==> flow/design.v <==
`timescale 1ns / 1ps
module signed_unsigned_converter #(parameter WIDTH = 16) (
    input wire [WIDTH-1:0] data_in,   
    input wire is_signed,             
    output reg [WIDTH-1:0] data_out   
);
    reg signed [WIDTH-1:0] signed_data;    
    reg [WIDTH-1:0] unsigned_data;         
    always @(*) begin
        if (is_signed) begin
            signed_data = data_in;   
            unsigned_data = signed_data + (1 << (WIDTH-1));   
            data_out = unsigned_data;
        end else begin
            unsigned_data = data_in;   
            signed_data = unsigned_data - (1 << (WIDTH-1));   
            data_out = signed_data;
        end
    end
endmodule
module clk_divider #(
	parameter FRE_DIV = 2499				 
)(
    input clk,
    input rst_n,               
    output reg sample_en       
);
    localparam W = $clog2(FRE_DIV + 1);
    localparam [W-1:0] LAST = FRE_DIV;
    reg [W-1:0] clk_div;
    always @(posedge clk or negedge rst_n) begin
        if (!rst_n) begin
            clk_div <= {W{1'b0}};
            sample_en <= 1'b0;
        end else begin
            if (clk_div == LAST) begin
                clk_div <= {W{1'b0}};
                sample_en <= 1'b1;
            end else begin
                clk_div <= clk_div + 1'b1;
                sample_en <= 1'b0;
            end
        end
    end
endmodule
module wave_cal #(
    parameter N = 8,                        
    parameter SAMPLE_POINTS = 64,           
    parameter LOG_2_SAMPLE_POINTS = 6,      
    parameter JUDGE_THRESHOLD = 700,        
    parameter FRE_DIV = 1249                
)(
    input wire clk,
    input wire rst_n,
    input wire [N-1:0] data_in_unsigned,
    output reg signed[N-1:0] signal_dc_removed,   
    output reg unsigned[N-1:0] vpp,               
    output reg unsigned[N-1:0] dc_offset,         
    output reg [N-1:0] papr,                      
    output reg is_sine_wave                       
);
    localparam L = LOG_2_SAMPLE_POINTS;
    localparam SW = 2*N - 2 + L;
    localparam [L-1:0] LAST = SAMPLE_POINTS - 1;
    localparam [2*N-3:0] THR = JUDGE_THRESHOLD;
    reg [L-1:0] sample_count_dc;
    reg unsigned[N-1:0] max_value;
    reg unsigned[N-1:0] min_value;
    wire [N:0] max_plus_min = {1'b0, max_value} + {1'b0, min_value};
    wire sample_clk;
    reg [SW-1:0] sum_squares;
    reg [L-1:0] sample_count_id;
    clk_divider #(.FRE_DIV (FRE_DIV)) clk_divider_inst(
        .clk(clk),
        .rst_n(rst_n),
        .sample_en(sample_clk)
    );
    always @(posedge clk or negedge rst_n) begin
        if (!rst_n) begin
            sample_count_dc <= {L{1'b0}};
            max_value <= {N{1'b0}};
            min_value <= {N{1'b1}};
            vpp <= {N{1'b0}};
            dc_offset <= {N{1'b0}};
        end else if (sample_clk) begin
            if (data_in_unsigned > max_value)
                max_value <= data_in_unsigned;
            if (data_in_unsigned < min_value)
                min_value <= data_in_unsigned;
            if (sample_count_dc == LAST) begin
                vpp <= max_value - min_value;
                dc_offset <= max_plus_min[N:1];    
                max_value <= {N{1'b0}};
                min_value <= {N{1'b1}};
                sample_count_dc <= {L{1'b0}};
            end else begin
                sample_count_dc <= sample_count_dc + 1'b1;
            end
        end
    end
    always @(posedge clk or negedge rst_n) begin
        if (!rst_n) begin
            signal_dc_removed <= {N{1'b0}};
        end else if (|dc_offset) begin
            signal_dc_removed <= data_in_unsigned - dc_offset;
        end
    end
    wire signed [2*N-1:0] dc_sq_full = signal_dc_removed * signal_dc_removed;
    wire [2*N-2:0] dc_sq = dc_sq_full[2*N-2:0];
    wire [2*N-1:0] vpp_squared = vpp * vpp;                      
    wire [2*N-4:0] vpp_squared_scaled = vpp_squared[2*N-1:3];    
    wire [SW-L-1:0] valid = sum_squares[SW-1:L];                  
    wire [SW-L-1:0] err_vpp_valid = (valid > vpp_squared_scaled) ?
                                    valid - vpp_squared_scaled :
                                    vpp_squared_scaled - valid;
    wire [2*N-1:0] papr_q = vpp_squared / valid;
    always @(posedge clk or negedge rst_n) begin
        if (!rst_n) begin
            sum_squares <= {SW{1'b0}};
            sample_count_id <= {L{1'b0}};
            is_sine_wave <= 1'b0;
            papr <= {N{1'b0}};
        end else if (sample_clk) begin
            sum_squares <= sum_squares + dc_sq;
            if (sample_count_id == LAST) begin
                if (|valid) papr <= papr_q[N-1:0];
                else papr <= {N{1'b0}};
                is_sine_wave <= (err_vpp_valid < THR);
                sum_squares <= {SW{1'b0}};
                sample_count_id <= {L{1'b0}};
            end else
                sample_count_id <= sample_count_id + 1'b1;
        end
    end
endmodule
module wave_rectifier #( parameter N = 8)(
    input clk,
    input rst_n,
    input signed[N-1:0] signal_dc_removed,
    output reg signal_rectified  	 
);
    always @(posedge clk or negedge rst_n) begin
        if (!rst_n) begin
            signal_rectified <= 1'b0;
        end else begin
			signal_rectified <= ~signal_dc_removed[N-1] & (|signal_dc_removed[N-2:0]);
        end
    end
endmodule
module frequency_counter  #(
	parameter MEASURE_CLK_CNT = 200,		 
	parameter MEASURE_CLK = 20000            
)(
    input clk,
    input sample_en,
    input rst_n,
    input signal_in,          	 
    output [15:0] freq_out 	     
);
    localparam CW = $clog2(MEASURE_CLK_CNT + 1);           
    localparam EW = $clog2(MEASURE_CLK_CNT / 2 + 1);       
    localparam MW = $clog2(MEASURE_CLK + 1);
    localparam PW = $clog2((MEASURE_CLK_CNT / 2) * MEASURE_CLK + 1);
    localparam QW = $clog2(MEASURE_CLK / 2 + 1);
    localparam [CW-1:0] CNT_LAST = MEASURE_CLK_CNT;
    localparam [MW-1:0] MCLK = MEASURE_CLK;
    reg signal_prev;           
    reg [CW-1:0] count_clk;    
    reg [EW-1:0] count_signal; 
    reg [CW-1:0] N1;           
    reg [EW-1:0] N2;           
    reg [QW-1:0] freq_q;
    assign freq_out = freq_q;
    always @(posedge clk or negedge rst_n) begin
        if (!rst_n) begin
            signal_prev <= 1'b0;
        end else if (sample_en) begin
            signal_prev <= signal_in;
        end
    end
    always @(posedge clk or negedge rst_n) begin
        if (!rst_n) begin
            count_clk <= {CW{1'b0}};
            count_signal <= {EW{1'b0}};
            N1 <= {CW{1'b0}};
            N2 <= {EW{1'b0}};
        end else if (sample_en) begin
            count_clk <= count_clk + 1'b1;
            if (signal_in && !signal_prev) begin
                count_signal <= count_signal + 1'b1;
            end
            if (count_clk == CNT_LAST) begin
                N1 <= count_clk;
                N2 <= count_signal;
                count_clk <= {CW{1'b0}};
                count_signal <= {EW{1'b0}};
            end
        end
    end
    wire [PW-1:0] num = N2 * MCLK;
    wire [PW-1:0] quo = num / N1;
    always @(posedge clk or negedge rst_n) begin
        if (!rst_n) begin
            freq_q <= {QW{1'b0}};
        end else if (sample_en && (|N1)) begin
            freq_q <= quo[QW-1:0];
        end
    end
endmodule
module ma_measure #(
	parameter N=8
)(
    input        clk,
    input        sample_en,
    input        rst_n,
	input        ma_measure_enable,
    input  		[N-1:0] vpp,       
    output  	[7:0] ma           
);
    reg [N+13:0] vpp_mult;    
    reg [N+13:0] sum;
    reg [N:0]    ma_temp;
    reg [6:0]    ma_r;
    assign ma = {1'b0, ma_r};
    wire [N+13:0] v = vpp;
    wire [N+17:0] sum22 = sum * 5'd22;
    always @(posedge clk or negedge rst_n) begin
        if (!rst_n) begin
            vpp_mult <= {(N+14){1'b0}};
            sum      <= {(N+14){1'b0}};
            ma_temp  <= {(N+1){1'b0}};
            ma_r     <= 7'd0;
        end else if (sample_en && ma_measure_enable)begin
            vpp_mult <= (v << 13) + (v << 10) + (v << 9) + (v << 8) + (v << 4);
            sum <= vpp_mult + 13'd7143;
            ma_temp <= sum22[N+17:17];
            if (ma_temp < 7'd30)
                ma_r <= 7'd30;
            else if (ma_temp > 7'd100)
                ma_r <= 7'd100;
            else
                ma_r <= ma_temp[6:0];
        end else if (sample_en) ma_r <= 7'd0;
    end
endmodule
module mf_measure#(
	parameter N=16,
	parameter FW=16
)(
    input        clk,
    input        sample_en,
    input        rst_n,
	input        mf_measure_enable,
	input       [FW-1:0] fm_freq,   
    input  		[N-1:0] vpp,        
    output 	    [7:0] mf            
);
    reg [N+9:0] vpp_mult;    
    reg [N+9:0] mf_temp;
    reg [5:0]   mf_r;
    assign mf = {2'b00, mf_r};
    wire [N+9:0] v = vpp;
    wire [N+9:0] quo = vpp_mult / fm_freq;
    always @(posedge clk or negedge rst_n) begin
        if (!rst_n) begin
            vpp_mult <= {(N+10){1'b0}};
            mf_temp  <= {(N+10){1'b0}};
            mf_r     <= 6'd0;
        end else if (sample_en && mf_measure_enable)begin
			vpp_mult <= (v << 10) - (v << 4) - (v << 3);
            mf_temp <= (|fm_freq) ? quo : {(N+10){1'b0}};
            if (mf_temp < 6'd10)
                mf_r <= 6'd10;
            else if (mf_temp > 6'd50)
                mf_r <= 6'd50;
            else
                mf_r <= mf_temp[5:0];
        end
    end
endmodule
module measure #(
	parameter N=8,
	parameter WAVE_DIV=249
	)(
	input clk,
	input sample_en,
	input rst_n,
	input [N-1:0] signal_in_unsigned,
	input ma_measure_enable,
	input mf_measure_enable,
    output is_sine_wave,      		 
	output [15:0] freq_out,
	output [N-1:0]papr,				 
	output unsigned[N-1:0] vpp,
	output unsigned[N-1:0] dc_offset,
	output [7:0] ma,
	output [7:0] mf
);
    wire signed[N-1:0] signal_dc_removed;   	 
 	wire signal_rectified;
	wave_cal #(
		.N(N),
		.SAMPLE_POINTS(512),
		.LOG_2_SAMPLE_POINTS(9),
		.JUDGE_THRESHOLD(700),
		.FRE_DIV(WAVE_DIV)
	)wave_cal_inst(
		.clk(clk),
	    .rst_n(rst_n),
	    .data_in_unsigned(signal_in_unsigned),
	    .signal_dc_removed(signal_dc_removed),
	    .vpp(vpp),
		.dc_offset(dc_offset),
		.papr(papr),
	    .is_sine_wave(is_sine_wave)
	);
 	wave_rectifier #(.N(N)) wave_rectifier_inst(
		.clk(clk),
		.rst_n(rst_n),
		.signal_dc_removed(signal_dc_removed),
		.signal_rectified(signal_rectified)
	);
	frequency_counter #(
		.MEASURE_CLK_CNT(400),
		.MEASURE_CLK(20000)
	)frequency_counter_inst(
		.clk(clk),
		.sample_en(sample_en),
		.rst_n(rst_n),
		.signal_in(signal_rectified),
		.freq_out(freq_out)
	);
	ma_measure #(
		.N(N)
	)ma_measure_inst(
		.clk(clk),
		.sample_en(sample_en),
		.rst_n(rst_n),
		.ma_measure_enable(is_sine_wave & ma_measure_enable),
		.vpp(vpp),
		.ma(ma)
	);
	mf_measure #(
		.N(N),
		.FW(14)
	)mf_measure_inst(
		.clk(clk),
		.sample_en(sample_en),
		.rst_n(rst_n),
		.mf_measure_enable(mf_measure_enable),
		.fm_freq(freq_out[13:0]),
		.vpp(vpp),
		.mf(mf)
	);
endmodule
module data_sele(
    input sys_clk,
    input sys_rst_n,
    input [7:0]askdemod_vpp,
    input [9:0]fskdemod_vpp,
    input [7:0]pskdemod_vpp,
    input [7:0]askdemod_dc_offset,
    input [7:0]ask_papr,
    input [9:0]fsk_papr,
    input [7:0]psk_papr,
    input ask_is_sine_wave,
	input fsk_is_sine_wave,
	input [7:0] askdemod_data,
	input [9:0] fskdemod_data,
	input [7:0] pskdemod_data,
	input [39:0] fir_data_out,
	input [15:0] ask_freq_out,
	input [15:0] fsk_freq_out,
	input [15:0] psk_freq_out,
	input [7:0] ma,
    output reg[7:0] demod_data,
    output [7:0] uart_mod_type,
    output [15:0] uart_demod_fre
);
    reg [2:0]  mod_type;
    reg [13:0] demod_fre;
    assign uart_mod_type = {5'd0, mod_type};
    assign uart_demod_fre = {2'd0, demod_fre};
    always @(posedge sys_clk or negedge sys_rst_n) begin
        if(!sys_rst_n)begin
            demod_data <= 8'd0;
            mod_type <= 3'd0;
            demod_fre <= 14'd0;
        end
        else begin
            if(askdemod_dc_offset < 8'd60) begin
                if(ask_papr > 8'd5)begin
                    if(ma >= 8'd30 && ma <= 8'd35)
                        demod_data <= {askdemod_data[6:0], 1'b0};
                    else demod_data <= askdemod_data;
                    demod_fre <= ask_freq_out[13:0];
                    mod_type <= 3'd1;                    
                end
                else begin
                    demod_data <= askdemod_data;
                    demod_fre <= ask_freq_out[13:0];
                    mod_type <= 3'd2;                    
                end
            end
            else if(fsk_papr >= 10'd20)begin
                demod_data <= pskdemod_data;
                mod_type <= 3'd5;                        
                demod_fre <= psk_freq_out[13:0];
            end
            else if(fsk_papr >= 10'd5)begin
                demod_fre <= fsk_freq_out[13:0];
                mod_type <= 3'd3;                        
                if(fsk_freq_out <= 16'd1500)begin
                    demod_data <= {~fskdemod_data[7], fskdemod_data[4:0], 2'b00};
                end
                else if(fsk_freq_out <= 16'd2500)begin
                    demod_data <= {~fskdemod_data[7], fskdemod_data[5:0], 1'b0};
                end
                else demod_data <= {~fskdemod_data[7], fskdemod_data[6:0]};
            end
            else if(|fsk_papr)begin
                demod_data <= fskdemod_data[9:2];
                demod_fre <= fsk_freq_out[13:0];
                mod_type <= 3'd4;                        
            end
            else begin
                mod_type <= 3'd6;                        
            end
        end
    end
endmodule
module measure_sys(
	input            sys_clk,
	input            sys_rst_n,
	input      [7:0] askdemod_data,    
	input      [9:0] fsk_demod,        
	input      [7:0] pskdemod_data,    
	output     [7:0] demod_data,
	output     [7:0] uart_mod_type,
	output    [15:0] uart_demod_fre,
	output     [7:0] uart_mod_depth,
	output reg [7:0] uart_delta_freq
);
	localparam SAMPLE_DIV = 249;   
	localparam WAVE_DIV   = 24;    
	wire [8:0] fskdemod_data_9;
	wire [9:0] fskdemod_data_10;
	wire [7:0] ma;
	wire [7:0] mf;
	wire ask_is_sine_wave;
	wire fsk_is_sine_wave;
	wire [7:0] askdemod_vpp;
	wire [9:0] fskdemod_vpp;
	wire [7:0] pskdemod_vpp;
	wire [7:0] askdemod_dc_offset;
	wire [7:0] ask_papr;
	wire [9:0] fsk_papr;
	wire [7:0] psk_papr;
	wire [15:0] ask_freq_out;
	wire [15:0] fsk_freq_out;
	wire [15:0] psk_freq_out;
	signed_unsigned_converter #(9) signed_unsigned_converter_fsk2(
		.data_in(fsk_demod[8:0]),
		.is_signed(1'b1),
		.data_out(fskdemod_data_9)
	);
	signed_unsigned_converter #(10) signed_unsigned_converter_fsk3(
		.data_in(fsk_demod),
		.is_signed(1'b1),
		.data_out(fskdemod_data_10)
	);
	wire sample_en;
	clk_divider #(.FRE_DIV(SAMPLE_DIV)) clk_divider_inst(
		.clk(sys_clk),
		.rst_n(sys_rst_n),
		.sample_en(sample_en)
	);
	measure #(.N(8), .WAVE_DIV(WAVE_DIV)) measure_ask(
		.clk(sys_clk),
		.sample_en(sample_en),
		.rst_n(sys_rst_n),
		.signal_in_unsigned(askdemod_data),
		.ma_measure_enable(1'b1),
		.mf_measure_enable(1'b0),
		.is_sine_wave(ask_is_sine_wave),
		.freq_out(ask_freq_out),
		.papr(ask_papr),
		.vpp(askdemod_vpp),
		.dc_offset(askdemod_dc_offset),
		.ma(ma),
		.mf()
	);
	measure #(.N(9), .WAVE_DIV(WAVE_DIV)) measure_fsk(
		.clk(sys_clk),
		.sample_en(sample_en),
		.rst_n(sys_rst_n),
		.signal_in_unsigned(fskdemod_data_9),
		.ma_measure_enable(1'b0),
		.mf_measure_enable(1'b1),
		.is_sine_wave(fsk_is_sine_wave),
		.freq_out(fsk_freq_out),
		.papr(fsk_papr[8:0]),
		.vpp(fskdemod_vpp[8:0]),
		.dc_offset(),
		.ma(),
		.mf(mf)
	);
	assign fsk_papr[9] = 1'b0;
	assign fskdemod_vpp[9] = 1'b0;
	measure #(.N(8), .WAVE_DIV(WAVE_DIV)) measure_psk(
		.clk(sys_clk),
		.sample_en(sample_en),
		.rst_n(sys_rst_n),
		.signal_in_unsigned(pskdemod_data),
		.ma_measure_enable(1'b0),
		.mf_measure_enable(1'b0),
		.is_sine_wave(),
		.freq_out(psk_freq_out),
		.papr(psk_papr),
		.vpp(pskdemod_vpp),
		.dc_offset(),
		.ma(),
		.mf()
	);
	data_sele data_sele_inst(
		.sys_clk(sys_clk),
		.sys_rst_n(sys_rst_n),
		.askdemod_vpp(askdemod_vpp),
		.fskdemod_vpp(fskdemod_vpp),
		.pskdemod_vpp(pskdemod_vpp),
		.ask_papr(ask_papr),
		.fsk_papr(fsk_papr),
		.psk_papr(psk_papr),
		.askdemod_dc_offset(askdemod_dc_offset),
		.ask_is_sine_wave(ask_is_sine_wave),
		.fsk_is_sine_wave(fsk_is_sine_wave),
		.askdemod_data(askdemod_data),
		.fskdemod_data(fskdemod_data_10),
		.pskdemod_data(pskdemod_data),
		.fir_data_out(40'd0),
		.ma(ma),
		.ask_freq_out(ask_freq_out),
		.fsk_freq_out(fsk_freq_out),
		.psk_freq_out(psk_freq_out),
		.demod_data(demod_data),
		.uart_mod_type(uart_mod_type),
		.uart_demod_fre(uart_demod_fre)
	);
	reg [6:0] mod_depth;
	assign uart_mod_depth = {1'b0, mod_depth};
	wire [2:0] mod_type = uart_mod_type[2:0];
	always @(posedge sys_clk or negedge sys_rst_n) begin
		if (!sys_rst_n) begin
			mod_depth <= 7'd0;
			uart_delta_freq <= 8'd0;
		end
		else if (mod_type == 3'd1)
			mod_depth <= ma[6:0];
		else if (mod_type == 3'd3 || mod_type == 3'd4) begin
			mod_depth <= mf[6:0];
			if (mod_type == 3'd3)
				uart_delta_freq <= fskdemod_vpp[7:0];
		end
		else begin
			mod_depth <= 7'd0;
			uart_delta_freq <= 8'd0;
		end
	end
endmodule
## Step by step through the tools: measure_sys

What the tools print for measure_sys, step after step.
Line numbers count from 1 in the design file above.
Cell names lack the library's common part.
The mark -- stands for no value.

| inputs | value |
|---|---|
| design top | measure_sys |
| clock port | sys_clk |
| cell library | sky130hd |
| corner | tt_025C_1v80 |

## Word-level counts

Counts by Yosys on the flattened word-level netlist (proc, flatten, opt, wreduce; memories kept). Register bits leave out memories and registers merged into their read ports (data or address). Print and check cells are left out. Cells with the same type and inputs are merged into one.

| storage and ports | value |
|---|---|
| bits of input ports | 28 |
| flip-flop bits (word level) | 549 |

| operators by class | value |
|---|---|
| magnitude comparators | 20 |
| mux-type cells | 67 |
| equal/unequal tests | 16 |
| reduce/logical cells | 54 |
| $add $sub $neg | 36 |
| bitwise logic cells | 8 |
| div/mod/pow operators | 6 |
| multipliers | 8 |

Operators by type and width:

| kind | number |
|---|---|
| 22-bit by 9-bit divider with 22-bit output | 3 |
| 8-bit by 10-bit multiplier with 17-bit output with constant B | 3 |
| 18-bit by 16-bit divider with 18-bit output | 1 |
| 19-bit by 14-bit divider with 19-bit output | 1 |
| 16-bit by 14-bit divider with 16-bit output | 1 |
| 8-bit 2-to-1 mux | 24 |
| 9-bit by 9-bit multiplier with 18-bit output | 1 |
| 9-bit by 9-bit multiplier with 17-bit output | 1 |
| 8-bit by 8-bit multiplier with 16-bit output | 1 |
| 8-bit by 8-bit multiplier with 15-bit output | 1 |
| 9-bit 2-to-1 mux | 13 |
| 22-bit by 4-bit multiplier with 25-bit output with constant B | 1 |
| 9-bit by 1-bit adder with 9-bit output with constant B | 8 |
| 9-bit == test with constant B | 8 |
| 14-bit 2-to-1 mux | 5 |
| 7-bit 2-to-1 mux | 7 |
| 9-bit OR reduction | 5 |
| 2-bit AND reduction | 18 |
| 8-bit by 1-bit adder with 8-bit output with constant B | 4 |
| 14-bit OR reduction | 2 |
| 25-bit by 17-bit adder with 25-bit output | 1 |
| 25-bit 2-to-1 mux | 1 |
| 8-bit subtractor | 3 |
| 8-bit OR reduction | 3 |
| 23-bit by 15-bit adder with 23-bit output | 1 |
| 23-bit 2-to-1 mux | 1 |
| 21-bit by 18-bit adder with 22-bit output | 1 |
| 22-bit by 12-bit adder with 22-bit output | 1 |

Other operator kinds: 52; their cells: 95.

## Longest topological paths

Depth = most cells in a row (Yosys ltp): at word level without a register or memory, in the mapped netlist without a sequential cell, where the memories' decode and read muxes count.

| depth | value |
|---|---|
| depth after elaboration | 6 |
| ABC_AREA | 0 |
| depth in mapped cells | 281 |

## Mapped cells and area

Yosys stat after the flow's synthesis: flattened, memories mapped to cells. It holds for the ABC_AREA given above (unset counts as 0); a run with the other value may have another netlist.
The area totals of this step are shown rounded.

Cells by type:

| cell type | number | total area (µm²) |
|---|---|---|
| ha_1 | 1470 | 1.84E+04 |
| dfrtp_1 | 513 | 1.28E+04 |
| fa_1 | 240 | 4.8E+03 |
| o21a_1 | 587 | 4.41E+03 |
| nand2_1 | 1092 | 4.1E+03 |
| o21ai_0 | 748 | 3743.59 |
| a21oi_1 | 645 | 3.23E+03 |
| xnor2_1 | 368 | 3.22E+03 |
| nor2_1 | 826 | 3.1E+03 |
| nor3_1 | 619 | 3.1E+03 |
| inv_1 | 787 | 2.95E+03 |
| o31ai_1 | 350 | 2627.52 |
| mux2_2 | 171 | 1.93E+03 |
| xor2_1 | 209 | 1.83E+03 |
| a21o_1 | 230 | 1.73E+03 |
| nand2b_1 | 194 | 1.21E+03 |
| clkbuf_1 | 278 | 1.04E+03 |
| nand3_1 | 204 | 1.02E+03 |

Not listed: further types 118, cells in them 2044.

| synthesis totals | value |
|---|---|
| buffers | 338 |
| standard cells after synthesis | 11575 |
| mapped flip-flops | 538 |
| synthesis area | 91500 µm² |

By module: a second synthesis without flattening, with its own total; a netlist apart from the flattened one above.

| second synthesis, totals | value |
|---|---|
| cells (unflattened synthesis) | 18784 |
| area (unflattened synthesis) | 147000 µm² |

Rows give one instance, submodules left out.

By module:

| module | cells | area (µm²) | instances | sequential area (µm²) |
|---|---|---|---|---|
| frequency_counter | 1838 | 13700 | 3 | 1230 |
| wave_cal | 2088 | 16900 | 2 | 2260 |
| mf_measure | 1482 | 11000 | 2 | 976 |
| wave_cal | 2508 | 20200 | 1 | 2460 |
| mf_measure | 1500 | 11300 | 1 | 1030 |
| ma_measure #(N=8) | 545 | 4680 | 2 | 1330 |
| ma_measure #(N=9) | 585 | 5030 | 1 | 1400 |
| data_sele | 232 | 2000 | 1 | 626 |
| clk_divider #(FRE_DIV=24) | 25 | 292 | 3 | 150 |
| measure_sys | 64 | 756 | 1 | 375 |
| clk_divider #(FRE_DIV=249) | 42 | 419 | 1 | 225 |
| wave_rectifier #(N=8) | 4 | 47.5 | 2 | 25.0 |
| signed_unsigned_converter #(WIDTH=10) | 10 | 71.3 | 1 | 0.0 |
| signed_unsigned_converter #(WIDTH=9) | 9 | 63.8 | 1 | 0.0 |

Further modules, not shown: 3.

## Timing after synthesis

Source: OpenSTA report_checks on the synthesized netlist (no wires, ideal clock, input and output delay 20% of the period each), path of least setup slack; recovery checks are left aside. Register names are those of the netlist, which keeps one name where synthesis merged equal registers.

| timing path after synthesis | value |
|---|---|
| kind | register to register |
| start point | register measure_fsk.frequency_counter_inst.N2[2] |
| end point | register measure_fsk.frequency_counter_inst.freq_q[0] |
| setup time | 124 ps |
| clock period | 100000 ps |
| stages | 255 |
| delay of the path | 52687 ps |
| data arrival time | 52563 ps |
| slack | 47313 ps |
| buffers on the path | 20 |
| period reached after synthesis | 52687 ps |

"delay of the path" = arrival - input delay + setup time.
"stages": output pins that drive a net of the path, with the launching flip-flop's if there is one; two outputs of one cell count as two.
"period reached after synthesis" is the clock period less the worst setup slack; recovery checks do not enter. This is arithmetic on one report: input and output delays are still those of the set period (20% each).
The rows between start and end are the longest chain of elaborated cells between them; the timing report does not say that the signal goes this way. Where chains are equally long, one stands for them.
A line is the first line of the expression or statement that the cell stems from. Yosys adds cells for indexed reads and writes and turns some case tables into memories.

| between the ends, after synthesis | value |
|---|---|
| cell sequence | dfrtp_1 -> inv_1 -> ha_1 -> ha_1 -> inv_1 -> fa_1 -> fa_1 -> inv_1 -> fa_1 -> a211o_1 -> a2111oi_0 -> o21a_1 -> o21ai_0 -> xnor2_1 -> ha_1 -> nor2_1 -> nor4_4 -> o2111a_1 -> [219 not listed] -> o21ai_0 -> nand2b_1 -> a21oi_1 -> nand3_1 -> or4b_4 -> mux2_1 -> ha_1 -> a21o_1 -> a21oi_1 -> nor2b_1 -> o21ai_0 -> nand2_1 -> a21oi_1 -> a21oi_1 -> nor2_1 -> o311ai_0 -> o221a_1 -> a211o_1 |
| cells in the longest elaborated chain | 2 |
| elaborated cells on any way between the ends | 2 |
| classes of those cells | mul (1); div (1) |

RTL lines, path after synthesis:

| item | RTL line | source |
|---|---|---|
| start: declaration | 171 | `reg [EW-1:0] N2;` |
| start: assignment | 186 | `N2 <= {EW{1'b0}};` |
| start: assignment | 194 | `N2 <= count_signal;` |
| 8-bit by 10-bit multiplier with 17-bit output | 200 | `wire [PW-1:0] num = N2 * MCLK;` |
| 22-bit by 9-bit divider with 22-bit output | 201 | `wire [PW-1:0] quo = num / N1;` |
| end: assignment | 204 | `freq_q <= {QW{1'b0}};` |
| end: assignment | 206 | `freq_q <= quo[QW-1:0];` |
| end: declaration | 172 | `reg [QW-1:0] freq_q;` |

## Path in the finished layout

Path of least setup slack in the final report of flow run A (OpenROAD, finished layout, wires in). Where an end is a register, its clock arrival counts in the times.
The report prints the path's times to 10 ps; the period is as set.

| timing path post-layout | value |
|---|---|
| kind | register to register |
| start point | register measure_fsk.frequency_counter_inst.N2[3] |
| end point | register measure_fsk.frequency_counter_inst.freq_q[0] |
| slack | 39680 ps |
| buffers on the path | 3 |
| data arrival time | 60890 ps |
| stages | 241 |
| setup time | 110 ps |
| clock period | 100000 ps |

The rows between start and end are the longest chain of elaborated cells between them; the timing report does not say that the signal goes this way. Where chains are equally long, one stands for them.

| between the ends, post-layout | value |
|---|---|
| cell sequence | dfrtp_1 -> inv_1 -> ha_1 -> ha_1 -> inv_1 -> fa_1 -> fa_1 -> inv_1 -> fa_1 -> a211o_1 -> a2111oi_0 -> o21a_1 -> o21ai_0 -> xnor2_1 -> ha_1 -> nor2_1 -> nor4_4 -> o2111a_1 -> [205 not listed] -> o21ai_0 -> nand2b_1 -> a21oi_1 -> nand3_1 -> or4b_4 -> mux2_1 -> ha_1 -> a21o_1 -> a21oi_1 -> nor2b_1 -> o21ai_0 -> nand2_1 -> a21oi_1 -> a21oi_1 -> nor2_1 -> o311ai_0 -> o221a_1 -> a211o_1 |
| cells in the longest elaborated chain | 2 |
| elaborated cells on any way between the ends | 2 |
| classes of those cells | mul (1); div (1) |

RTL lines, path post-layout:

| item | RTL line | source |
|---|---|---|
| start: declaration | 171 | `reg [EW-1:0] N2;` |
| start: assignment | 186 | `N2 <= {EW{1'b0}};` |
| start: assignment | 194 | `N2 <= count_signal;` |
| 8-bit by 10-bit multiplier with 17-bit output | 200 | `wire [PW-1:0] num = N2 * MCLK;` |
| 22-bit by 9-bit divider with 22-bit output | 201 | `wire [PW-1:0] quo = num / N1;` |
| end: assignment | 204 | `freq_q <= {QW{1'b0}};` |
| end: assignment | 206 | `freq_q <= quo[QW-1:0];` |
| end: declaration | 172 | `reg [QW-1:0] freq_q;` |

FLOW RESULTS
============

Measured results for measure_sys: 5 stored runs of the Yosys and OpenROAD flow on sky130hd. The settings differ; the order carries no meaning. The constraints put input and output delay at 20% of the set period each and load the outputs with 0.01 pF.
"reached clock period": clock period set for the run, less the worst setup slack. It is reckoned from that one timing run; input and output delays stay at 20% of the period that was set.
"time used up by the worst setup path": the worst setup path's part of the clock period (all of it between registers, 20% less for each end at a port) less its slack. A launch clock that arrives late makes it longer, a capture clock that arrives late makes it shorter.
"power" rests on the timing tool's default activity at the inputs, not on a simulated workload.
"time used up by the worst setup path" is given in steps of 10 ps.
The measured numbers are rounded.

#### Flow run A

| setting | value |
|---|---|
| CAP_MARGIN | `5` |
| CELL_PAD_IN_SITES_DETAIL_PLACEMENT | `1` |
| CORE_ASPECT_RATIO | `1.53` |
| CORE_MARGIN | `6` |
| CTS_CLUSTER_SIZE | `75` |
| GPL_ROUTABILITY_DRIVEN | `0` |
| MAX_ROUTING_LAYER | `met4` |
| PLACE_DENSITY_LB_ADDON | `0.09` |
| SLEW_MARGIN | `40` |
| TNS_END_PERCENT | `5` |
| period_ns | `100.0` |
| CORE_UTILIZATION | `40` |

| result | value |
|---|---|
| cell area after synthesis | 91500 µm² |
| power | 0.000512 W |
| setup TNS | 0 ps |
| standard-cell area after routing | 98100 µm² |
| setup slack of the worst path | 39700 ps |
| reached clock period | 60319 ps |
| worst hold slack | 486 ps |
| post-route utilization | 0.432 |
| time used up by the worst setup path | 60320 ps |
| type of the worst setup path | register to register |
| total die area | 241000 µm² |

#### Flow run B

| setting | value |
|---|---|
| CAP_MARGIN | `25` |
| CELL_PAD_IN_SITES_DETAIL_PLACEMENT | `1` |
| CORE_ASPECT_RATIO | `0.93` |
| CORE_MARGIN | `6` |
| CORE_UTILIZATION | `16` |
| CTS_CLUSTER_SIZE | `75` |
| GPL_ROUTABILITY_DRIVEN | `0` |
| MAX_ROUTING_LAYER | `met4` |
| PLACE_DENSITY_LB_ADDON | `0.27` |
| SLEW_MARGIN | `10` |
| TNS_END_PERCENT | `5` |
| period_ns | `100.0` |

| result | value |
|---|---|
| cell area after synthesis | 91500 µm² |
| power | 0.000562 W |
| setup TNS | 0 ps |
| standard-cell area after routing | 104000 µm² |
| setup slack of the worst path | 38600 ps |
| reached clock period | 61444 ps |
| worst hold slack | 473 ps |
| post-route utilization | 0.183 |
| time used up by the worst setup path | 61440 ps |
| type of the worst setup path | register to register |
| total die area | 590000 µm² |

#### Flow run C

| setting | value |
|---|---|
| ABC_AREA | `0` |
| CAP_MARGIN | `25` |
| CELL_PAD_IN_SITES_DETAIL_PLACEMENT | `1` |
| CELL_PAD_IN_SITES_GLOBAL_PLACEMENT | `1` |
| CORE_ASPECT_RATIO | `1.06` |
| CORE_MARGIN | `5` |
| CORE_UTILIZATION | `16` |
| CTS_CLUSTER_SIZE | `75` |
| GPL_ROUTABILITY_DRIVEN | `1` |
| MAX_ROUTING_LAYER | `met4` |
| PLACE_DENSITY_LB_ADDON | `0.27` |
| SLEW_MARGIN | `10` |
| TNS_END_PERCENT | `5` |
| period_ns | `100.0` |

| result | value |
|---|---|
| cell area after synthesis | 91500 µm² |
| power | 0.000566 W |
| setup TNS | 0 ps |
| standard-cell area after routing | 105000 µm² |
| setup slack of the worst path | 38700 ps |
| reached clock period | 61340 ps |
| worst hold slack | 448 ps |
| post-route utilization | 0.183 |
| time used up by the worst setup path | 61340 ps |
| type of the worst setup path | register to register |
| total die area | 587000 µm² |

#### Flow run D

| setting | value |
|---|---|
| CAP_MARGIN | `0` |
| CELL_PAD_IN_SITES_GLOBAL_PLACEMENT | `2` |
| CORE_ASPECT_RATIO | `0.98` |
| CORE_UTILIZATION | `33` |
| GPL_ROUTABILITY_DRIVEN | `0` |
| MAX_ROUTING_LAYER | `met4` |
| MIN_ROUTING_LAYER | `met1` |
| PLACE_DENSITY_LB_ADDON | `0.22` |
| SETUP_SLACK_MARGIN | `5.0` |
| period_ns | `64.9` |
| CORE_MARGIN | `2` |
| SLEW_MARGIN | `20` |

| result | value |
|---|---|
| cell area after synthesis | 91500 µm² |
| power | 0.000831 W |
| setup TNS | 0 ps |
| standard-cell area after routing | 100000 µm² |
| setup slack of the worst path | 8890 ps |
| reached clock period | 56005 ps |
| worst hold slack | 472 ps |
| post-route utilization | 0.362 |
| time used up by the worst setup path | 56010 ps |
| type of the worst setup path | register to register |
| total die area | 281000 µm² |

#### Flow run E

| setting | value |
|---|---|
| CAP_MARGIN | `15` |
| CELL_PAD_IN_SITES_GLOBAL_PLACEMENT | `3` |
| CORE_ASPECT_RATIO | `0.98` |
| CORE_MARGIN | `3` |
| CORE_UTILIZATION | `33` |
| CTS_CLUSTER_DIAMETER | `126` |
| GPL_ROUTABILITY_DRIVEN | `1` |
| GPL_TIMING_DRIVEN | `0` |
| HOLD_SLACK_MARGIN | `0.01` |
| MAX_ROUTING_LAYER | `met5` |
| MIN_ROUTING_LAYER | `met2` |
| PLACE_DENSITY_LB_ADDON | `0.09` |
| SETUP_SLACK_MARGIN | `-1.21` |
| SLEW_MARGIN | `35` |
| TNS_END_PERCENT | `90` |
| period_ns | `50.2` |

| result | value |
|---|---|
| cell area after synthesis | 91500 µm² |
| power | 0.00111 W |
| setup TNS | -839 ps |
| standard-cell area after routing | 110000 µm² |
| setup slack of the worst path | -700 ps |
| reached clock period | 50900 ps |
| worst hold slack | 417 ps |
| post-route utilization | 0.399 |
| time used up by the worst setup path | 50900 ps |
| type of the worst setup path | register to register |
| total die area | 284000 µm² |
